==> flow/design.v <==
module flope #(
    parameter int Width = 1
)(
    input logic clk,
    input logic en,
    input logic[Width-1:0] d,
    output logic[Width-1:0] q
);
    always_ff @(posedge clk) begin
        if (en)
            q <= d; 
    end
endmodule
module floper #(
    parameter int Width = 1,
    parameter logic[Width-1:0] ResetValue = 0
)(
    input logic clk,
    input logic reset,
    input logic en,
    input logic[Width-1:0] d,
    output logic[Width-1:0] q
);
    always_ff @(posedge clk or posedge reset) begin
        if (reset)
            q <= ResetValue;
        else if (en)
            q <= d; 
    end
endmodule
module flopr #(
    parameter int Width = 1,
    parameter logic[Width-1:0] ResetValue = 0
)(
    input logic clk,
    input logic reset,
    input logic[Width-1:0] d,
    output logic[Width-1:0] q
);
    always_ff @(posedge clk or posedge reset) begin
        if (reset)
            q <= ResetValue;
        else
            q <= d; 
    end
endmodule
module mux2 #(
    parameter int Width = 1
)(
    input logic[Width-1:0] a0,
    input logic[Width-1:0] a1,
    input logic sel,
    output logic[Width-1:0] y
);
    assign y = sel ? a1 : a0;
endmodule
module mux4 #(
    parameter int Width = 1
)(
    input logic[Width-1:0] a0,
    input logic[Width-1:0] a1,
    input logic[Width-1:0] a2,
    input logic[Width-1:0] a3,
    input logic[1:0] sel,
    output logic[Width-1:0] y
);
    always_comb
        case (sel)
            2'h0: y = a0;
            2'h1: y = a1;
            2'h2: y = a2;
            2'h3: y = a3;
        endcase
endmodule
module controller(
    input logic[6:0] opcode,
    input logic[2:0] funct3,
    input logic funct75,
    output logic[1:0] rs_valid,
    output logic rd_valid,
    output logic[2:0] imm_sel,
    output logic[1:0] src_sel,
    output logic[3:0] alsu_func,
    output logic[1:0] exec_sel,
    output logic jump_d,
    output logic[2:0] flow_ctrl,
    output logic mem_write,
    output logic mem_read,
    output logic[2:0] mem_size,
    output logic system
);
    logic is_shift;
    logic[17:0] controls;
    assign is_shift = funct3[1:0] == 2'b01;
    assign mem_write = (opcode == 7'b01_000_11);
    assign mem_read = (opcode == 7'b00_000_11);
    assign mem_size = funct3;
    assign {rs_valid, rd_valid, imm_sel, src_sel, alsu_func, exec_sel, jump_d, flow_ctrl} = controls;
    always_comb begin
        system = 0;
        case (opcode)
            7'b00_100_11:
                if (is_shift) controls = {3'b01_1,  3'b000, 2'b10, {funct75, funct3},  2'b00, 4'b0000  };
                else          controls = {3'b01_1,  3'b000, 2'b10, {1'b0, funct3},   2'b00, 4'b0000  };
            7'b01_100_11:       controls = {3'b11_1, 3'b000, 2'b00, {funct75, funct3},  2'b00, 4'b0000  };
            7'b01_101_11:      controls = {3'b00_1,   3'b010, 2'b00,  4'b0000,    2'b01,  4'b0000  };
            7'b00_101_11:    controls = {3'b00_1,   3'b010, 2'b11, 4'b0000,  2'b00, 4'b0000  };
            7'b00_000_11:     controls = {3'b01_1,  3'b000, 2'b10, 4'b0000,  2'b00, 4'b0000  };
            7'b01_000_11:    controls = {3'b11_0,  3'b001, 2'b10, 4'b0000,  2'b00, 4'b0000  };
            7'b11_011_11:      controls = {3'b00_1,   3'b100, 2'b00,  4'b0000,    2'b10,  4'b1000 };
            7'b11_001_11:     controls = {3'b01_1,  3'b000, 2'b10, 4'b0000,  2'b10,  4'b0100 };
            7'b11_000_11:
                case (funct3)
                    3'b000:     controls = {3'b11_0,  3'b101, 2'b00, 4'b1000,  2'b00,    4'b0010 };
                    3'b001:     controls = {3'b11_0,  3'b101, 2'b00, 4'b1000,  2'b00,    4'b0011};
                    3'b100:     controls = {3'b11_0,  3'b101, 2'b00, 4'b0010,  2'b00,    4'b0011};
                    3'b101:     controls = {3'b11_0,  3'b101, 2'b00, 4'b0010,  2'b00,    4'b0010 };
                    3'b110:    controls = {3'b11_0,  3'b101, 2'b00, 4'b0011, 2'b00,    4'b0011};
                    3'b111:    controls = {3'b11_0,  3'b101, 2'b00, 4'b0011, 2'b00,    4'b0010 };
                    default:  controls = {3'b00_0,   3'b000, 2'b00,  4'b0000,    2'b00,    4'b0000  };
                endcase
            7'b00_011_11:     controls = {3'b00_0,   3'b000, 2'b00,  4'b0000,    2'b00,    4'b0000  };
            7'b11_100_11: begin
                system = 1;   controls = {3'b00_0,   3'b000, 2'b00,  4'b0000,    2'b00,    4'b0000  };
            end
            default: begin
                system = 1;   controls = {3'b00_0,   3'b000, 2'b00,  4'b0000,    2'b00,    4'b0000  };
            end
        endcase
    end
endmodule
module decode_stage(
    input logic clk,
    input logic halted,
    input logic[31:0] instr_d,
    input logic[31:0] pc_d,
    output logic[2:0] mem_size_d,
    output logic mem_write_d,
    output logic mem_read_d,
    output logic rd_valid_d,
    output logic[1:0] exec_sel_d,
    output logic[2:0] flow_ctrl_d,
    output logic[3:0] alsu_func_d,
    output logic[1:0] src_sel_d,
    output logic[3:0] fwd_sel_d,
    output logic[4:0] rd_d,
    output logic[31:0] reg_a_d,
    output logic[31:0] reg_b_d,
    output logic[31:0] imm_d,
    output logic[31:0] pc_imm_d,
    output logic jump_d,
    input logic[4:0] rd_w,
    input logic rd_valid_w,
    input logic[31:0] reg_d_w,
    input logic[4:0] rd_e,
    input logic rd_valid_e,
    input logic[4:0] rd_m,
    input logic rd_valid_m,
    input logic mem_read_e,
    output logic stall,
    input logic flush,
    output logic system
);
    logic[4:0] rs1;
    logic[4:0] rs2;
    logic[2:0] imm_sel;
    logic[1:0] rs_valid;
    logic mem_write_pre;
    logic mem_read_pre;
    logic rd_valid_pre;
    logic[2:0] flow_ctrl_pre;
    decomposer decomposer(instr_d, rd_d, rs1, rs2);
    reg_file reg_file(
        .clk(clk),
        .a1(rs1),
        .rd1(reg_a_d),
        .a2(rs2),
        .rd2(reg_b_d),
        .a3(rd_w),
        .wd3(reg_d_w),
        .we3(~halted & rd_valid_w)
    );
    imm_dec imm_dec(instr_d, imm_sel, imm_d);
    pc_imm_adder pc_imm_adder(pc_d, imm_d, pc_imm_d);
    logic system_pre;
    controller controller(
        .opcode(instr_d[6:0]),
        .funct3(instr_d[14:12]),
        .funct75(instr_d[30]),
        .rs_valid(rs_valid),
        .rd_valid(rd_valid_pre),
        .imm_sel(imm_sel),
        .src_sel(src_sel_d),
        .alsu_func(alsu_func_d),
        .exec_sel(exec_sel_d),
        .jump_d(jump_d),
        .flow_ctrl(flow_ctrl_pre),
        .mem_write(mem_write_pre),
        .mem_read(mem_read_pre),
        .mem_size(mem_size_d),
        .system(system_pre)
    );
    hazard_unit hazard_unit(
        .rs1(rs1),
        .rs2(rs2),
        .rs_valid(rs_valid),
        .rd_e(rd_e),
        .rd_valid_e(rd_valid_e),
        .rd_m(rd_m),
        .rd_valid_m(rd_valid_m),
        .mem_read_e(mem_read_e),
        .fwd_sel(fwd_sel_d),
        .stall(stall)
    );
    assign system = system_pre & ~flush;
    mux2 #(6) nop_mask(
        {mem_read_pre, mem_write_pre, rd_valid_pre, flow_ctrl_pre},
        6'd0,
        stall | flush,
        {mem_read_d, mem_write_d, rd_valid_d, flow_ctrl_d}
    );
endmodule
module decomposer(
    input logic[31:0] instr,
    output logic[4:0] rd,
    output logic[4:0] rs1,
    output logic[4:0] rs2
);
    assign rd = instr[11:7];
    assign rs1 = instr[19:15];
    assign rs2 = instr[24:20];
endmodule
module hazard_unit(
    input logic[4:0] rs1,
    input logic[4:0] rs2,
    input logic[1:0] rs_valid,
    input logic[4:0] rd_e,
    input logic rd_valid_e,
    input logic[4:0] rd_m,
    input logic rd_valid_m,
    input logic mem_read_e,
    output logic[3:0] fwd_sel,
    output logic stall
);
    always_comb begin
        fwd_sel = 4'b0000;
        stall = 1'b0;
        if (rd_valid_e & rd_e != 5'd0) begin
            fwd_sel[0] = rs_valid[0] & (rs1 == rd_e);
            fwd_sel[1] = rs_valid[1] & (rs2 == rd_e);
            stall = mem_read_e & (fwd_sel[0] | fwd_sel[1]);
        end
        if (rd_valid_m & rd_m != 5'd0) begin
            fwd_sel[2] = rs_valid[0] & (rs1 == rd_m);
            fwd_sel[3] = rs_valid[1] & (rs2 == rd_m);
        end
    end
endmodule
module imm_dec(
    input logic[31:0] instr,
    input logic[2:0] imm_sel,
    output logic[31:0] imm
);
    logic sign;
    assign sign = instr[31];
    always_comb
        case (imm_sel)
            3'b000: imm = { {20{sign}}, instr[31:20] };                                  
            3'b001: imm = { {20{sign}}, instr[31:25], instr[11:7] };                     
            3'b010: imm = { instr[31:12], 12'h0 };                                       
            3'b100: imm = { {12{sign}}, instr[19:12], instr[20], instr[30:21], 1'b0 };   
            3'b101: imm = { {20{sign}}, instr[7], instr[30:25], instr[11:8], 1'b0 };     
            default: imm = 32'h0;
        endcase
endmodule
module pc_imm_adder(
    input logic[31:0] pc,
    input logic[31:0] imm,
    output logic[31:0] pc_imm
);
    assign pc_imm = pc + imm;
endmodule
module reg_file(
    input logic clk,
    input logic[4:0] a1,
    output logic[31:0] rd1,
    input logic[4:0] a2,
    output logic[31:0] rd2,
    input logic[4:0] a3,
    input logic[31:0] wd3,
    input logic we3
);
    logic[31:0] regs[32];
    always_ff @(posedge clk) begin
        if (we3 && a3 != 5'h0)
            regs[a3] <= wd3;
    end
    assign rd1 = (a1 == 5'h0) ? 32'h0 : ((we3 && a1 == a3) ? wd3 : regs[a1]);
    assign rd2 = (a2 == 5'h0) ? 32'h0 : ((we3 && a2 == a3) ? wd3 : regs[a2]);
endmodule
module alsu(
    input logic[31:0] a,
    input logic[31:0] b,
    input logic[3:0] f,
    output logic[31:0] s,
    output logic zero
);
    logic sub_en;
    logic[31:0] bb, sum, xor_res, or_res, and_res, shift_res;
    logic an, bn, sn, slt;
    assign sub_en = f[3] | f[1];
    assign bb = {32{sub_en}} ^ b;
    assign sum = a + bb + sub_en;
    assign xor_res = a ^ b;
    assign or_res = a | b;
    assign and_res = a & b;
    assign an = a[31];
    assign bn = b[31];
    assign sn = sum[31];
    always_comb
        case ({an, bn})
            2'b00: slt = sn;
            2'b01: slt = f[0];
            2'b10: slt = ~f[0];
            2'b11: slt = sn;
        endcase
    shifter shifter(a, b[4:0], f[3:2], shift_res);    
    always_comb
        case (f[2:0])
            3'b000: s = sum;
            3'b001: s = shift_res;
            3'b010: s = {31'h0, slt};
            3'b011: s = {31'h0, slt};
            3'b100: s = xor_res;
            3'b101: s = shift_res;
            3'b110: s = or_res;
            3'b111: s = and_res;
        endcase
    assign zero = ~|s;
endmodule
module execute_stage(
    input logic[1:0] exec_sel_e,
    input logic[2:0] flow_ctrl_e,
    input logic[3:0] alsu_func_e,
    input logic[1:0] src_sel_e,
    input logic[3:0] fwd_sel_e,
    input logic[31:0] reg_a_e,
    input logic[31:0] reg_b_e,
    input logic[31:0] imm_e,
    input logic[31:0] pc_e,
    input logic[31:0] pc4_e,
    output logic[31:0] exec_res_e,
    output logic[31:0] fwd_b_e,
    output logic[1:0] pc_sel_e,
    output logic[31:0] alsu_res_e,
    input logic[31:0] exec_res_m,
    input logic[31:0] reg_d_w,
    output logic flush
);
    logic[31:0] fwd_a;
    logic[31:0] fwd_b;
    logic[31:0] src_a;
    logic[31:0] src_b;
    logic zero;
    fwd_mux fwd_mux(reg_a_e, reg_b_e, exec_res_m, reg_d_w, fwd_sel_e, fwd_a, fwd_b);
    src_mux src_mux(fwd_a, fwd_b, pc_e, imm_e, src_sel_e, src_a, src_b);
    assign fwd_b_e = fwd_b;
    alsu alsu(src_a, src_b, alsu_func_e, alsu_res_e, zero);
    flow_control flow_control(zero, flow_ctrl_e, pc_sel_e, flush);
    mux4 #(32) exec_mux(alsu_res_e, imm_e, pc4_e, pc4_e, exec_sel_e, exec_res_e);
endmodule
module flow_control(
    input logic zero,
    input logic[2:0] flow_ctrl,
    output logic[1:0] pc_sel_e,
    output logic flush
);
    logic branch_cond, branch_taken;
    assign branch_cond = zero ^ flow_ctrl[0];
    assign branch_taken = branch_cond & flow_ctrl[1];
    assign pc_sel_e = {flow_ctrl[2], branch_taken};
    assign flush = branch_taken | flow_ctrl[2];
endmodule
module fwd_mux(
    input logic[31:0] reg_a,
    input logic[31:0] reg_b,
    input logic[31:0] exec_res_m,
    input logic[31:0] reg_d_w,
    input logic[3:0] fwd_sel,
    output logic[31:0] fwd_a,
    output logic[31:0] fwd_b
);
    assign fwd_a = fwd_sel[0] ? exec_res_m : (fwd_sel[2] ? reg_d_w : reg_a);
    assign fwd_b = fwd_sel[1] ? exec_res_m : (fwd_sel[3] ? reg_d_w : reg_b);
endmodule
module shifter (
    input logic[31:0] a,
    input logic[4:0] shamt,
    input logic[1:0] f,
    output logic[31:0] y
);
    logic[63:0] bc;
    logic[4:0] k;
    logic[47:0] d4;
    logic[39:0] d3;
    logic[35:0] d2;
    logic[33:0] d1;
    logic[32:0] d0;
    always_comb
        case (f)
            2'b00: bc = {a, 32'h0};
            2'b01: bc = {32'h0, a};
            2'b10: bc = {a, 32'h0};
            2'b11: bc = {{32{a[31]}}, a};
        endcase
    assign k = {5{~f[0]}} ^ shamt;
    assign d4 = k[4] ? bc[63:16] : bc[47:0];
    assign d3 = k[3] ? d4[47:8] : d4[39:0];
    assign d2 = k[2] ? d3[39:4] : d3[35:0];
    assign d1 = k[1] ? d2[35:2] : d2[33:0];
    assign d0 = k[0] ? d1[33:1] : d1[32:0];
    assign y = f[0] ? d0[31:0] : d0[32:1];
endmodule
module src_mux(
    input logic[31:0] fwd_a,
    input logic[31:0] fwd_b,
    input logic[31:0] pc,
    input logic[31:0] imm,
    input logic[1:0] src_sel,
    output logic[31:0] src_a,
    output logic[31:0] src_b
);
    assign src_a = src_sel[0] ? pc : fwd_a;
    assign src_b = src_sel[1] ? imm : fwd_b;
endmodule
module fetch_stage #(
    parameter logic[31:0] BootVector = 32'h0000_0000
)(
    input logic clk,
    input logic reset,
    input logic halted,
    output logic[31:0] i_addr,
    input logic[31:0] i_data,
    output logic[31:0] instr_f,
    output logic[31:0] pc_f,
    output logic[31:0] pc4_f,
    input logic[31:0] pc_imm_d,
    input logic[31:0] pc_imm_e,
    input logic[31:0] alsu_res_e,
    input logic jump_d,
    input logic[1:0] pc_sel_e,
    input logic stall,
    input logic flush,
    output logic misaligned_pc
);
    logic[31:0] pc1;
    logic[31:0] pc2;
    logic[31:0] pc3;
    floper #(32, BootVector) pc_reg(clk, reset, ~halted & ~stall, pc1, pc_f);
    pc4_adder pc4_adder(pc_f, pc4_f);
    mux2 #(32) pc_mux_d(pc4_f, pc_imm_d, jump_d, pc3);
    mux4 #(32) pc_mux_e(pc3, pc_imm_e, alsu_res_e, alsu_res_e, pc_sel_e, pc2);
    pc_mask pc_mask(pc2, pc1, misaligned_pc);
    assign i_addr = pc_f;
    mux2 #(32) instr_mux(i_data, 32'b000000000000_00000_000_00000_0010011, flush | jump_d, instr_f);
endmodule
module pc4_adder(
    input logic[31:0] pc,
    output logic[31:0] pc4
);
    assign pc4 = pc + 4;
endmodule
module pc_mask(
    input logic[31:0] pc2,
    output logic[31:0] pc1,
    output logic misaligned_pc
);
    assign pc1 = {pc2[31:2], 2'b0};
    assign misaligned_pc = pc2[1];
endmodule
module halt_ctrl(
    input logic clk,
    input logic reset,
    input logic system,
    input logic misaligned_pc,
    input logic misaligned_addr,
    input logic unhalt,
    output logic halted
);
    logic halt_set;
    always_ff @(posedge clk or posedge reset) begin
        if (reset)
            halted <= 0;
        else begin
            if (unhalt)
                halted <= 0;
            else if (halt_set)
                halted <= 1;
        end
    end
    assign halt_set = system | misaligned_pc | misaligned_addr;
endmodule
module addr_dec(
    input logic[31:0] addr,
    output logic[1:0] byte_offset,
    output logic[31:0] word_addr
);
    assign byte_offset = addr[1:0];
    assign word_addr = {addr[31:2], 2'b00};
endmodule
module dmem_ctrl(
    input logic[31:0] a,
    input logic[31:0] wd,
    output logic[31:0] rd,
    input logic mem_write,
    input logic[2:0] mem_size,
    output logic[31:0] d_addr,
    output logic[31:0] d_wdata,
    output logic[3:0] d_wstrb,
    input logic[31:0] d_rdata,
    output logic misaligned_addr
);
    logic[1:0] byte_offset;
    logic[3:0] lanes;
    addr_dec addr_dec(a, byte_offset, d_addr);
    lane_dec lane_dec(byte_offset, mem_size, lanes);
    write_shifter write_shifter(wd, lanes, d_wdata);
    read_shifter read_shifter(d_rdata, lanes, mem_size[2], rd);
    assign d_wstrb = lanes & {4{mem_write}};
    assign misaligned_addr = (lanes == 4'h0);
endmodule
module lane_dec(
    input logic[1:0] byte_offset,
    input logic[2:0] mem_size,
    output logic[3:0] lanes
);
    always_comb begin
        case (mem_size[1:0])
            2'b00:
                case (byte_offset)
                    2'h0: lanes = 4'b0001;
                    2'h1: lanes = 4'b0010;
                    2'h2: lanes = 4'b0100;
                    2'h3: lanes = 4'b1000;
                endcase
            2'b01:
                case (byte_offset)
                    2'h0: lanes = 4'b0011;
                    2'h2: lanes = 4'b1100;
                    default: lanes = 4'b0000;
                endcase
            2'b10:
                lanes = (byte_offset == 2'h0) ? 4'b1111 : 4'b0000;
            default: lanes = 4'b0000;
        endcase
    end
endmodule
module memory_stage(
    input logic halted,
    output logic[31:0] d_addr,
    output logic[31:0] d_wdata,
    output logic[3:0] d_wstrb,
    input logic[31:0] d_rdata,
    input logic[2:0] mem_size_m,
    input logic mem_write_m,
    input logic mem_read_m,
    input logic[31:0] exec_res_m,
    input logic[31:0] fwd_b_m,
    output logic[31:0] reg_d_m,
    output logic misaligned_addr
);
    logic[31:0] mem_res;
    logic mem_op_m;
    logic misaligned_addr_pre;
    dmem_ctrl dmem_ctrl(
        .a(exec_res_m),
        .wd(fwd_b_m),
        .rd(mem_res),
        .mem_write(~halted & mem_write_m),
        .mem_size(mem_size_m),
        .d_addr(d_addr),
        .d_wdata(d_wdata),
        .d_wstrb(d_wstrb),
        .d_rdata(d_rdata),
        .misaligned_addr(misaligned_addr_pre)
    );
    mux2 #(32) mem_mux(exec_res_m, mem_res, mem_read_m, reg_d_m);
    assign mem_op_m = mem_read_m | mem_write_m;
    assign misaligned_addr = misaligned_addr_pre & mem_op_m;
endmodule
module read_shifter(
    input logic[31:0] rdata,
    input logic[3:0] lanes,
    input logic zeroext,
    output logic[31:0] rd
);
    always_comb
        case (lanes)
            4'b0001: rd = zeroext ? {24'h0, rdata[7:0]}   : {{24{rdata[7]}},  rdata[7:0]};
            4'b0010: rd = zeroext ? {24'h0, rdata[15:8]}  : {{24{rdata[15]}}, rdata[15:8]};
            4'b0100: rd = zeroext ? {24'h0, rdata[23:16]} : {{24{rdata[23]}}, rdata[23:16]};
            4'b1000: rd = zeroext ? {24'h0, rdata[31:24]} : {{24{rdata[31]}}, rdata[31:24]};
            4'b0011: rd = zeroext ? {16'h0, rdata[15:0]}  : {{16{rdata[15]}}, rdata[15:0]};
            4'b1100: rd = zeroext ? {16'h0, rdata[31:16]} : {{16{rdata[31]}}, rdata[31:16]};
            4'b1111: rd = rdata;
            default: rd = 32'h0;
        endcase
endmodule
module write_shifter(
    input logic[31:0] wd,
    input logic[3:0] lanes,
    output logic[31:0] wdata
);
    always_comb
        casez (lanes)
            4'b??10: wdata = { wd[31:16], wd[7:0], wd[7:0] };
            4'b?100: wdata = { wd[15:0], wd[15:0] };
            4'b1000: wdata = { wd[7:0], wd[23:0] };
            default: wdata = wd;
        endcase
endmodule
module de_reg(
    input logic clk,
    input logic reset,
    input logic halted,
    input logic[2:0] mem_size_d,
    input logic mem_write_d,
    input logic mem_read_d,
    input logic rd_valid_d,
    input logic[1:0] exec_sel_d,
    input logic[2:0] flow_ctrl_d,
    input logic[3:0] alsu_func_d,
    input logic[1:0] src_sel_d,
    input logic[3:0] fwd_sel_d,
    input logic[4:0] rd_d,
    input logic[31:0] reg_a_d,
    input logic[31:0] reg_b_d,
    input logic[31:0] imm_d,
    input logic[31:0] pc_imm_d,
    input logic[31:0] pc_d,
    input logic[31:0] pc4_d,
    output logic[2:0] mem_size_e,
    output logic mem_write_e,
    output logic mem_read_e,
    output logic rd_valid_e,
    output logic[1:0] exec_sel_e,
    output logic[2:0] flow_ctrl_e,
    output logic[3:0] alsu_func_e,
    output logic[1:0] src_sel_e,
    output logic[3:0] fwd_sel_e,
    output logic[4:0] rd_e,
    output logic[31:0] reg_a_e,
    output logic[31:0] reg_b_e,
    output logic[31:0] imm_e,
    output logic[31:0] pc_imm_e,
    output logic[31:0] pc_e,
    output logic[31:0] pc4_e
);
    floper #(6) floper(
        clk, reset, ~halted,
        {mem_read_d, mem_write_d, rd_valid_d, flow_ctrl_d},
        {mem_read_e, mem_write_e, rd_valid_e, flow_ctrl_e}
    );
    flope #(212) flope(
        clk, ~halted,
        {mem_size_d, exec_sel_d, alsu_func_d, src_sel_d, fwd_sel_d, rd_d, reg_a_d, reg_b_d, imm_d, pc_imm_d, pc_d, pc4_d},
        {mem_size_e, exec_sel_e, alsu_func_e, src_sel_e, fwd_sel_e, rd_e, reg_a_e, reg_b_e, imm_e, pc_imm_e, pc_e, pc4_e}
    );
endmodule
module em_reg(
    input logic clk,
    input logic reset,
    input logic halted,
    input logic[2:0] mem_size_e,
    input logic mem_write_e,
    input logic mem_read_e,
    input logic rd_valid_e,
    input logic[4:0] rd_e,
    input logic[31:0] exec_res_e,
    input logic[31:0] fwd_b_e,
    output logic[2:0] mem_size_m,
    output logic mem_write_m,
    output logic mem_read_m,
    output logic rd_valid_m,
    output logic[4:0] rd_m,
    output logic[31:0] exec_res_m,
    output logic[31:0] fwd_b_m
);
    floper #(3) floper(
        clk, reset, ~halted,
        {mem_read_e, mem_write_e, rd_valid_e},
        {mem_read_m, mem_write_m, rd_valid_m}
    );
    flope #(72) flope(
        clk, ~halted,
        {mem_size_e, rd_e, exec_res_e, fwd_b_e},
        {mem_size_m, rd_m, exec_res_m, fwd_b_m}
    );
endmodule
module fd_reg(
    input logic clk,
    input logic reset,
    input logic halted,
    input logic stall,
    input logic[31:0] instr_f,
    input logic[31:0] pc_f,
    input logic[31:0] pc4_f,
    output logic[31:0] instr_d,
    output logic[31:0] pc_d,
    output logic[31:0] pc4_d
);
    floper #(32,32'b000000000000_00000_000_00000_0010011) floper(
        clk, reset, ~halted & ~stall,
        instr_f,
        instr_d
    );
    flope #(64) flope(
        clk, ~halted & ~stall,
        {pc_f, pc4_f},
        {pc_d, pc4_d}
    );
endmodule
module mw_reg(
    input logic clk,
    input logic reset,
    input logic halted,
    input logic rd_valid_m,
    input logic[4:0] rd_m,
    input logic[31:0] reg_d_m,
    output logic rd_valid_w,
    output logic[4:0] rd_w,
    output logic[31:0] reg_d_w
);
    floper #(1) floper(
        clk, reset, ~halted,
        rd_valid_m,
        rd_valid_w
    );
    flope #(37) flope(
        clk, ~halted,
        {rd_m, reg_d_m},
        {rd_w, reg_d_w}
    );
endmodule
module riscv #(
    parameter logic[31:0] BootVector = 32'h0000_0000
)(
    input logic clk,
    input logic reset,
    output logic halted,
    input logic unhalt,
    output logic[31:0] i_addr,
    input logic[31:0] i_data,
    output logic[31:0] d_addr,
    output logic[31:0] d_wdata,
    output logic[3:0] d_wstrb,
    input logic[31:0] d_rdata
);
    logic[31:0] instr_f;
    logic[31:0] pc_f;
    logic[31:0] pc4_f;
    logic[31:0] instr_d;
    logic[31:0] pc_d;
    logic[31:0] pc4_d;
    logic[2:0] mem_size_d;
    logic mem_write_d;
    logic mem_read_d;
    logic rd_valid_d;
    logic[1:0] exec_sel_d;
    logic[2:0] flow_ctrl_d;
    logic[3:0] alsu_func_d;
    logic[1:0] src_sel_d;
    logic[3:0] fwd_sel_d;
    logic[4:0] rd_d;
    logic[31:0] reg_a_d;
    logic[31:0] reg_b_d;
    logic[31:0] imm_d;
    logic[31:0] pc_imm_d;
    logic jump_d;
    logic[2:0] mem_size_e;
    logic mem_write_e;
    logic mem_read_e;
    logic rd_valid_e;
    logic[1:0] exec_sel_e;
    logic[2:0] flow_ctrl_e;
    logic[3:0] alsu_func_e;
    logic[1:0] src_sel_e;
    logic[3:0] fwd_sel_e;
    logic[4:0] rd_e;
    logic[31:0] reg_a_e;
    logic[31:0] reg_b_e;
    logic[31:0] imm_e;
    logic[31:0] pc_imm_e;
    logic[31:0] pc_e;
    logic[31:0] pc4_e;
    logic[31:0] exec_res_e;
    logic[31:0] fwd_b_e;
    logic[1:0] pc_sel_e;
    logic[31:0] alsu_res_e;
    logic[2:0] mem_size_m;
    logic mem_write_m;
    logic mem_read_m;
    logic rd_valid_m;
    logic[4:0] rd_m;
    logic[31:0] exec_res_m;
    logic[31:0] fwd_b_m;
    logic[31:0] reg_d_m;
    logic rd_valid_w;
    logic[4:0] rd_w;
    logic[31:0] reg_d_w;
    logic stall;
    logic flush;
    logic system;
    logic misaligned_pc;
    logic misaligned_addr;
    fetch_stage fetch(.*);
    fd_reg fd_reg(.*);
    decode_stage decode(.*);
    de_reg de_reg(.*);
    execute_stage execute(.*);
    em_reg em_reg(.*);
    memory_stage memory(.*);
    mw_reg mw_reg(.*);
    halt_ctrl halt_ctrl(.*);
endmodule
Lab notebook: riscv

From RTL to reports: riscv:

Each step is given for the RTL above and for the edited RTL.
"unedited" refers to lines of the RTL above, "edited" to lines of the edited file.
"difference" is "edited" less "unedited", of the values as shown; "rel. change" is that difference over "unedited", in percent.
Operators: Yosys type, input widths -> output width; for muxes data width and select width s.
Library cell names are shortened.
Not given: --

* design top: riscv
* clock: clk
* cell library: sky130hd
* library corner: tt_025C_1v80

Diff:

The edit as a unified diff against the file above.
A script made this edit. It changes what the design does and was not meant as an optimisation.

```diff
@@ -753,8 +753,10 @@
     input logic[31:0] i_data,
     output logic[31:0] d_addr,
-    output logic[31:0] d_wdata,
+    output logic[31:0] d_wdata_o,
     output logic[3:0] d_wstrb,
     input logic[31:0] d_rdata
 );
+    logic [31:0] d_wdata;
+    always @(posedge clk) d_wdata_o <= d_wdata;
     logic[31:0] instr_f;
     logic[31:0] pc_f;
```

Word-level counts:

Source: Yosys, flattened and elaborated, memories not mapped. Widths are those after wreduce. Registers that Yosys merges into a memory's read port (data or address) are not register bits. Print and check cells do not count.
Memory sizes are those after Yosys's memory passes, which may raise the word count (mostly to a power of two), join words into wider ones and drop unused or constant bits.

Word-level totals
* bits in writable memories: unedited 1024, edited 1024, difference 0, rel. change 0.00%
* register bits: unedited 390, edited 422, difference +32, rel. change +8.21%
* word width x clocked read ports: unedited 64, edited 64, difference 0, rel. change 0.00%
* elaborated cells: unedited 179, edited 180, difference +1, rel. change +0.56%
* output and inout port bits: unedited 101, edited 101, difference 0, rel. change 0.00%
* input port bits: unedited 67, edited 67, difference 0, rel. change 0.00%
* memory cells: unedited 1, edited 1, difference 0, rel. change 0.00%

Operators by class
* bitwise operators: unedited 33, edited 33, difference 0, rel. change 0.00%
* reduce/logical cells: unedited 28, edited 28, difference 0, rel. change 0.00%
* eq/ne operators: unedited 57, edited 57, difference 0, rel. change 0.00%
* muxes and demuxes: unedited 44, edited 44, difference 0, rel. change 0.00%
* $add $sub $neg: unedited 4, edited 4, difference 0, rel. change 0.00%

Memory list
* shape (words x width / read and write ports): unedited decode.reg_file.regs 32x32 r2 w1, edited decode.reg_file.regs 32x32 r2 w1

Operator kinds equal on both sides are left out: 60.

Logic depth:

Depth = most cells in a row (Yosys ltp): at word level without a register or memory, in the mapped netlist without a sequential cell, where the memories' decode and read muxes count.

Depth
* word-level depth: unedited 22, edited 22, difference 0, rel. change 0.00%
* ABC_AREA: unedited 0, edited 0
* depth in mapped cells: unedited 29, edited 28, difference -1, rel. change -3.45%
* mapped depth without buffers: unedited 26, edited 26, difference 0, rel. change 0.00%

Netlist:

The flow's flattened synthesis, as Yosys stat reports it; memories are mapped. The netlist is that of the ABC_AREA named above (0 if unset); the other value can give another one.

Synthesis totals
* sequential part of the area (µm²): unedited 43840.8, edited 44481.4, difference +640.6, rel. change +1.46%
* cell count: unedited 5268, edited 5329, difference +61, rel. change +1.16%
* buffers: unedited 457, edited 453, difference -4, rel. change -0.88%
* flip-flops: unedited 1472, edited 1504, difference +32, rel. change +2.17%
* cell area after synthesis (µm²): unedited 78240.0, edited 78776.8, difference +536.8, rel. change +0.69%

Cells by type
* nor2_1: unedited 398, edited 437, difference +39, rel. change +9.80%
* dfxtp_1: unedited 0, edited 32, difference +32
* o22ai_1: unedited 35, edited 66, difference +31, rel. change +88.57%
* a22o_1: unedited 37, edited 7, difference -30, rel. change -81.08%
* a32o_1: unedited 3, edited 32, difference +29, rel. change +966.67%
* xor2_1: unedited 44, edited 72, difference +28, rel. change +63.64%
* xnor2_1: unedited 96, edited 71, difference -25, rel. change -26.04%
* a211oi_1: unedited 89, edited 110, difference +21, rel. change +23.60%
* clkbuf_1: unedited 249, edited 265, difference +16, rel. change +6.43%
* a31oi_1: unedited 29, edited 44, difference +15, rel. change +51.72%
* nor3_1: unedited 76, edited 62, difference -14, rel. change -18.42%
* a22oi_1: unedited 41, edited 27, difference -14, rel. change -34.15%
* mux2_2: unedited 62, edited 75, difference +13, rel. change +20.97%
* buf_4: unedited 84, edited 72, difference -12, rel. change -14.29%
* nand2_1: unedited 244, edited 255, difference +11, rel. change +4.51%
* mux2i_1: unedited 174, edited 163, difference -11, rel. change -6.32%
* a21oi_1: unedited 252, edited 262, difference +10, rel. change +3.97%
* o21ai_0: unedited 180, edited 171, difference -9, rel. change -5.00%

Cell types equal on both sides are left out: 18.
The list need not be complete.
By module: a second synthesis without flattening, with its own total; a netlist apart from the flattened one above.

Unflattened totals
* cells (unflattened synthesis): unedited 5646, edited 5678, difference +32, rel. change +0.57%
* area total of the unflattened synthesis (µm²): unedited 83113.5, edited 83754.1, difference +640.6, rel. change +0.77%

Each row is one instance without its submodules.

By module, unedited
* reg_file: area 47869.7 µm², cells 2520, times used 1, seq. area 30749.5 µm²
* flope (Width=212): area 6366.1 µm², cells 212, times used 1, seq. area 6366.1 µm²
* alsu: area 4616.9 µm², cells 684, times used 1, seq. area 0.0 µm²
* shifter: area 4286.6 µm², cells 612, times used 1, seq. area 0.0 µm²
* flope (Width=72): area 2162.1 µm², cells 72, times used 1, seq. area 2162.1 µm²
* flope (Width=64): area 1921.8 µm², cells 64, times used 1, seq. area 1921.8 µm²
* pc_imm_adder: area 1720.4 µm², cells 232, times used 1, seq. area 0.0 µm²
* mux2 (Width=32): area 544.3 µm², cells 36, times used 3, seq. area 0.0 µm²
* mux4 (Width=32): area 814.5 µm², cells 39, times used 2, seq. area 0.0 µm²
* fwd_mux: area 1426.4 µm², cells 214, times used 1, seq. area 0.0 µm²
* floper: area 1352.5 µm², cells 69, times used 1, seq. area 804.5 µm²
* floper: area 1348.8 µm², cells 69, times used 1, seq. area 800.8 µm²
* flope (Width=37): area 1111.1 µm², cells 37, times used 1, seq. area 1111.1 µm²
* src_mux: area 1088.5 µm², cells 72, times used 1, seq. area 0.0 µm²

unedited: Modules not listed: 26.

By module, edited
* reg_file: area 47869.7 µm², cells 2520, times used 1, seq. area 30749.5 µm²
* flope (Width=212): area 6366.1 µm², cells 212, times used 1, seq. area 6366.1 µm²
* alsu: area 4616.9 µm², cells 684, times used 1, seq. area 0.0 µm²
* shifter: area 4286.6 µm², cells 612, times used 1, seq. area 0.0 µm²
* flope (Width=72): area 2162.1 µm², cells 72, times used 1, seq. area 2162.1 µm²
* flope (Width=64): area 1921.8 µm², cells 64, times used 1, seq. area 1921.8 µm²
* pc_imm_adder: area 1720.4 µm², cells 232, times used 1, seq. area 0.0 µm²
* mux2 (Width=32): area 544.3 µm², cells 36, times used 3, seq. area 0.0 µm²
* mux4 (Width=32): area 814.5 µm², cells 39, times used 2, seq. area 0.0 µm²
* fwd_mux: area 1426.4 µm², cells 214, times used 1, seq. area 0.0 µm²
* floper: area 1352.5 µm², cells 69, times used 1, seq. area 804.5 µm²
* floper: area 1348.8 µm², cells 69, times used 1, seq. area 800.8 µm²
* flope (Width=37): area 1111.1 µm², cells 37, times used 1, seq. area 1111.1 µm²
* src_mux: area 1088.5 µm², cells 72, times used 1, seq. area 0.0 µm²

edited: Modules not listed: 26.

Worst setup path after synthesis:

Source: OpenSTA report_checks on the synthesized netlist (no wires, ideal clock, input and output delay 20% of the period each), path of least setup slack; recovery checks are left aside. Register names are those of the netlist, which keeps one name where synthesis merged equal registers.

Timing path post-synthesis
* kind: unedited register -> register, edited register -> register
* from: unedited register halt_ctrl.halted, edited register halt_ctrl.halted
* to: unedited register fd_reg.floper.q[10], edited memory decode.reg_file.regs[28][0]
* path delay (ns): unedited 12.035, edited 10.035, difference -2.000, rel. change -16.62%
* slack (ns): unedited -2.035, edited -0.035, difference +2.000
* required time (ns): unedited 9.879, edited 9.579, difference -0.300, rel. change -3.04%
* arrival (ns): unedited 11.914, edited 9.614, difference -2.300, rel. change -19.31%
* driving pins on the path: unedited 9, edited 7, difference -2, rel. change -22.22%
* path buffers: unedited 2, edited 2, difference 0, rel. change 0.00%
* clock period (ns): unedited 10.0, edited 10.0, difference 0.0, rel. change 0.00%
* library setup time (ns): unedited 0.121, edited 0.421, difference +0.300
* launch time at the first pin (ns): unedited 0.000, edited 0.000, difference 0.000
* synthesis period reached (ns): unedited 12.035, edited 10.035, difference -2.000, rel. change -16.62%

"path delay" is the arrival time less input delay plus setup time.
"driving pins on the path" counts driving pins, that of a launching flip-flop among them; a cell with two outputs on the path counts twice.
"synthesis period reached" = period - worst setup slack (recovery checks aside). The figure is calculated, with input and output delays left at 20% of the set period.
The rows between start and end are the longest chain of elaborated cells between them; the timing report does not say that the signal goes this way. Where chains are equally long, one stands for them.
A line is the first line of the expression or statement that the cell stems from. Yosys adds cells for indexed reads and writes and turns some case tables into memories.
At most two assigning lines are given for a register; there are more.

On the way, post-synthesis, unedited:
* path through: dfrtp_1 > clkinv_1 > o31ai_1 > clkinv_1 > nand2_1 > nor3_2 > buf_6 > buf_6 > a22o_1
* cells in the longest elaborated chain: 2
* elaborated cells between the ends (all ways): 2
* those cells by class: 2 x logic

Ends and longest elaborated chain, post-synthesis, unedited
* start, declared: RTL line 488 `output logic halted`
* start, assigned: RTL line 493 `halted <= 0;`
* start, assigned: RTL line 496 `halted <= 0;`
* $not 1->1: RTL line 713 `clk, reset, ~halted & ~stall,`
* $and 1x1->1: RTL line 713
* end, assigned: RTL line 26 `q <= ResetValue;`
* end, assigned: RTL line 28 `q <= d;`
* end, declared: RTL line 22 `output logic[Width-1:0] q`

Some nets on the timed path still bear RTL names; the line given drives or declares the net.

Nets with RTL names, path post-synthesis, unedited
* fd_reg.flope.en: RTL line 718 `clk, ~halted & ~stall,`

edited: Only ways into the end's enable, where the timed path ends, are counted here.

On the way, post-synthesis, edited:
* path through: dfrtp_1 > inv_1 > o311a_1 > clkbuf_1 > or3b_2 > clkbuf_1 > nor2_1
* cells in the longest elaborated chain: 4
* elaborated cells between the ends (all ways): 5
* those cells by class: 2 x mux; 2 x logic; 1 x reduce/logical

Ends and longest elaborated chain, post-synthesis, edited
* start, declared: RTL line 488 `output logic halted`
* start, assigned: RTL line 493 `halted <= 0;`
* start, assigned: RTL line 496 `halted <= 0;`
* $not 1->1: RTL line 181 `.we3(~halted & rd_valid_w)`
* $and 1x1->1: RTL line 181
* $logic_and 1x1->1: RTL line 295 `if (we3 && a3 != 5'h0)`
* $mux 5: RTL line 295
* end, declared: RTL line 293 `logic[31:0] regs[32];`

Timing after layout:

Path of least setup slack in the final report of the runs of pair A (OpenROAD, finished layout, wires in). Where an end is a register, its clock arrival counts in the times.

Timing path after layout
* kind: unedited register -> register, edited register -> register
* from: unedited register de_reg.flope.q[198], edited register de_reg.flope.q[199]
* to: unedited register fetch.pc_reg.q[22], edited register fetch.pc_reg.q[5]
* slack (ns): unedited 2.04, edited 1.86, difference -0.18
* library setup time (ns): unedited 0.11, edited 0.09, difference -0.02
* launch time at the first pin (ns): unedited 0.83, edited 0.80, difference -0.03, rel. change -3.61%
* driving pins on the path: unedited 20, edited 18, difference -2, rel. change -10.00%
* required time (ns): unedited 10.68, edited 10.74, difference +0.06, rel. change +0.56%
* clock period (ns): unedited 10.0, edited 10.0, difference 0.0, rel. change 0.00%
* arrival (ns): unedited 8.64, edited 8.88, difference +0.24, rel. change +2.78%
* path buffers: unedited 2, edited 0, difference -2, rel. change -100.00%

The rows between start and end are the longest chain of elaborated cells between them; the timing report does not say that the signal goes this way. Where chains are equally long, one stands for them.

On the way, after layout, unedited:
* path through: edfxtp_1 > buf_4 > or3b_1 > o211ai_4 > inv_2 > buf_4 > nor3_1 > nor3_1 > o32ai_1 > a21oi_1 > a221oi_1 > a21boi_0 > o32ai_1 > nor4b_1 > nand4_1 > nor4_4 > mux2i_1 > nor3_4 > mux2_2 > o221ai_1
* cells in the longest elaborated chain: 17
* elaborated cells between the ends (all ways): 32
* source lines of those cells: 20
* those cells by class: 2 x add/sub; 6 x eq/ne; 11 x mux; 7 x logic; 6 x reduce/logical

Ends and longest elaborated chain, after layout, unedited
* start, declared: RTL line 7 `output logic[Width-1:0] q`
* start, assigned: RTL line 11 `q <= d;`
* $mux 32: RTL line 394 `assign fwd_b = fwd_sel[1] ? exec_res_m : (fwd_sel[3] ? reg_d_w : reg_b);`
* $mux 32: RTL line 434 `assign src_b = src_sel[1] ? imm : fwd_b;`
* $xor 5x5->5: RTL line 416 `assign k = {5{~f[0]}} ^ shamt;`
* $mux 48: RTL line 417 `assign d4 = k[4] ? bc[63:16] : bc[47:0];`
* $mux 40: RTL line 418 `assign d3 = k[3] ? d4[47:8] : d4[39:0];`
* $mux 36: RTL line 419 `assign d2 = k[2] ? d3[39:4] : d3[35:0];`
* $mux 34: RTL line 420 `assign d1 = k[1] ? d2[35:2] : d2[33:0];`
* [3 not listed]
* $reduce_or 32->1: RTL line 339 `assign zero = ~|s;`
* $logic_not 1->1: RTL line 339
* $xor 1x1->1: RTL line 379 `assign branch_cond = zero ^ flow_ctrl[0];`
* $and 1x1->1: RTL line 380 `assign branch_taken = branch_cond & flow_ctrl[1];`
* $eq 2x2->1: RTL line 68 `case (sel)`
* $reduce_or 2->1
* $pmux 32 s3: RTL line 68
* end, assigned: RTL line 26 `q <= ResetValue;`
* end, assigned: RTL line 28 `q <= d;`
* end, declared: RTL line 22 `output logic[Width-1:0] q`

On the way, after layout, edited:
* path through: edfxtp_1 > mux2_2 > o221ai_2 > inv_2 > a31oi_1 > a21oi_1 > o31ai_1 > o21ai_2 > a211oi_1 > o22ai_1 > or4b_1 > or4_1 > or4_1 > nor4b_4 > a21oi_1 > a211oi_4 > o221ai_1 > o211ai_1
* cells in the longest elaborated chain: 18
* elaborated cells between the ends (all ways): 32
* source lines of those cells: 19
* those cells by class: 2 x add/sub; 6 x eq/ne; 13 x mux; 5 x logic; 6 x reduce/logical

Ends and longest elaborated chain, after layout, edited
* start, declared: RTL line 7 `output logic[Width-1:0] q`
* start, assigned: RTL line 11 `q <= d;`
* $mux 32 (2 in a row): RTL line 393 `assign fwd_a = fwd_sel[0] ? exec_res_m : (fwd_sel[2] ? reg_d_w : reg_a);`
* $mux 32: RTL line 433 `assign src_a = src_sel[0] ? pc : fwd_a;`
* $pmux 64 s3: RTL line 410 `case (f)`
* $mux 48: RTL line 417 `assign d4 = k[4] ? bc[63:16] : bc[47:0];`
* $mux 40: RTL line 418 `assign d3 = k[3] ? d4[47:8] : d4[39:0];`
* $mux 36: RTL line 419 `assign d2 = k[2] ? d3[39:4] : d3[35:0];`
* $mux 34: RTL line 420 `assign d1 = k[1] ? d2[35:2] : d2[33:0];`
* [3 not listed]
* $reduce_or 32->1: RTL line 339 `assign zero = ~|s;`
* $logic_not 1->1: RTL line 339
* $xor 1x1->1: RTL line 379 `assign branch_cond = zero ^ flow_ctrl[0];`
* $and 1x1->1: RTL line 380 `assign branch_taken = branch_cond & flow_ctrl[1];`
* $eq 2x2->1: RTL line 68 `case (sel)`
* $reduce_or 2->1
* $pmux 32 s3: RTL line 68
* end, assigned: RTL line 26 `q <= ResetValue;`
* end, assigned: RTL line 28 `q <= d;`
* end, declared: RTL line 22 `output logic[Width-1:0] q`

Flow runs:

Both versions went through the flow (Yosys, OpenROAD) with the same settings in each pair. Constraints: input delay and output delay 20% of the set period each, output load 0.01 pF.

Flow settings, pair A:
* period_ns: 10.0
* CAP_MARGIN: 20
* CORE_MARGIN: 2
* CORE_UTILIZATION: 40
* SLEW_MARGIN: 20

Final reports, pair A
* total die area (µm²): unedited 199152.0, edited 200507.0, difference +1355.0, rel. change +0.68%
* utilization (%): unedited 45.3, edited 45.4, difference +0.1
* final worst hold slack (ns): unedited 0.393, edited 0.387, difference -0.006
* final setup TNS (ns): unedited 0.000, edited 0.000, difference 0.000
* total power of the final layout (mW): unedited 19.715, edited 20.266, difference +0.551, rel. change +2.79%
* standard-cell area of the final layout (µm²): unedited 88083.2, edited 88773.9, difference +690.7, rel. change +0.78%
* setup slack of the worst path (ns): unedited 2.042, edited 1.860, difference -0.182
* Yosys chip area after synthesis (µm²): unedited 78240.0, edited 78776.8, difference +536.8, rel. change +0.69%
* period achieved (ns): unedited 7.958, edited 8.140, difference +0.182, rel. change +2.29%

Flow settings, pair B:
* ABC_AREA: 0
* CELL_PAD_IN_SITES_DETAIL_PLACEMENT: 2
* CELL_PAD_IN_SITES_GLOBAL_PLACEMENT: 2
* CORE_MARGIN: 3
* CORE_UTILIZATION: 15
* CTS_CLUSTER_SIZE: 92
* HOLD_SLACK_MARGIN: -0.03
* PLACE_DENSITY_LB_ADDON: 0.21
* SLEW_MARGIN: 10
* period_ns: 13.6
* CAP_MARGIN: 20

Final reports, pair B
* total die area (µm²): unedited 530304.0, edited 533908.0, difference +3604.0, rel. change +0.68%
* utilization (%): unedited 18.3, edited 18.3, difference 0.0
* final worst hold slack (ns): unedited 0.369, edited 0.416, difference +0.047
* final setup TNS (ns): unedited 0.000, edited 0.000, difference 0.000
* total power of the final layout (mW): unedited 15.750, edited 16.191, difference +0.441, rel. change +2.80%
* standard-cell area of the final layout (µm²): unedited 94717.1, edited 95402.7, difference +685.6, rel. change +0.72%
* setup slack of the worst path (ns): unedited 4.894, edited 4.983, difference +0.089
* Yosys chip area after synthesis (µm²): unedited 78240.0, edited 78776.8, difference +536.8, rel. change +0.69%
* period achieved (ns): unedited 8.706, edited 8.617, difference -0.089, rel. change -1.02%

"period achieved" means the clock period less the worst setup slack. The figure is calculated, with input and output delays left at 20% of the set period.
"total power of the final layout" rests on the timing tool's default activity at the inputs, not on a simulated workload.
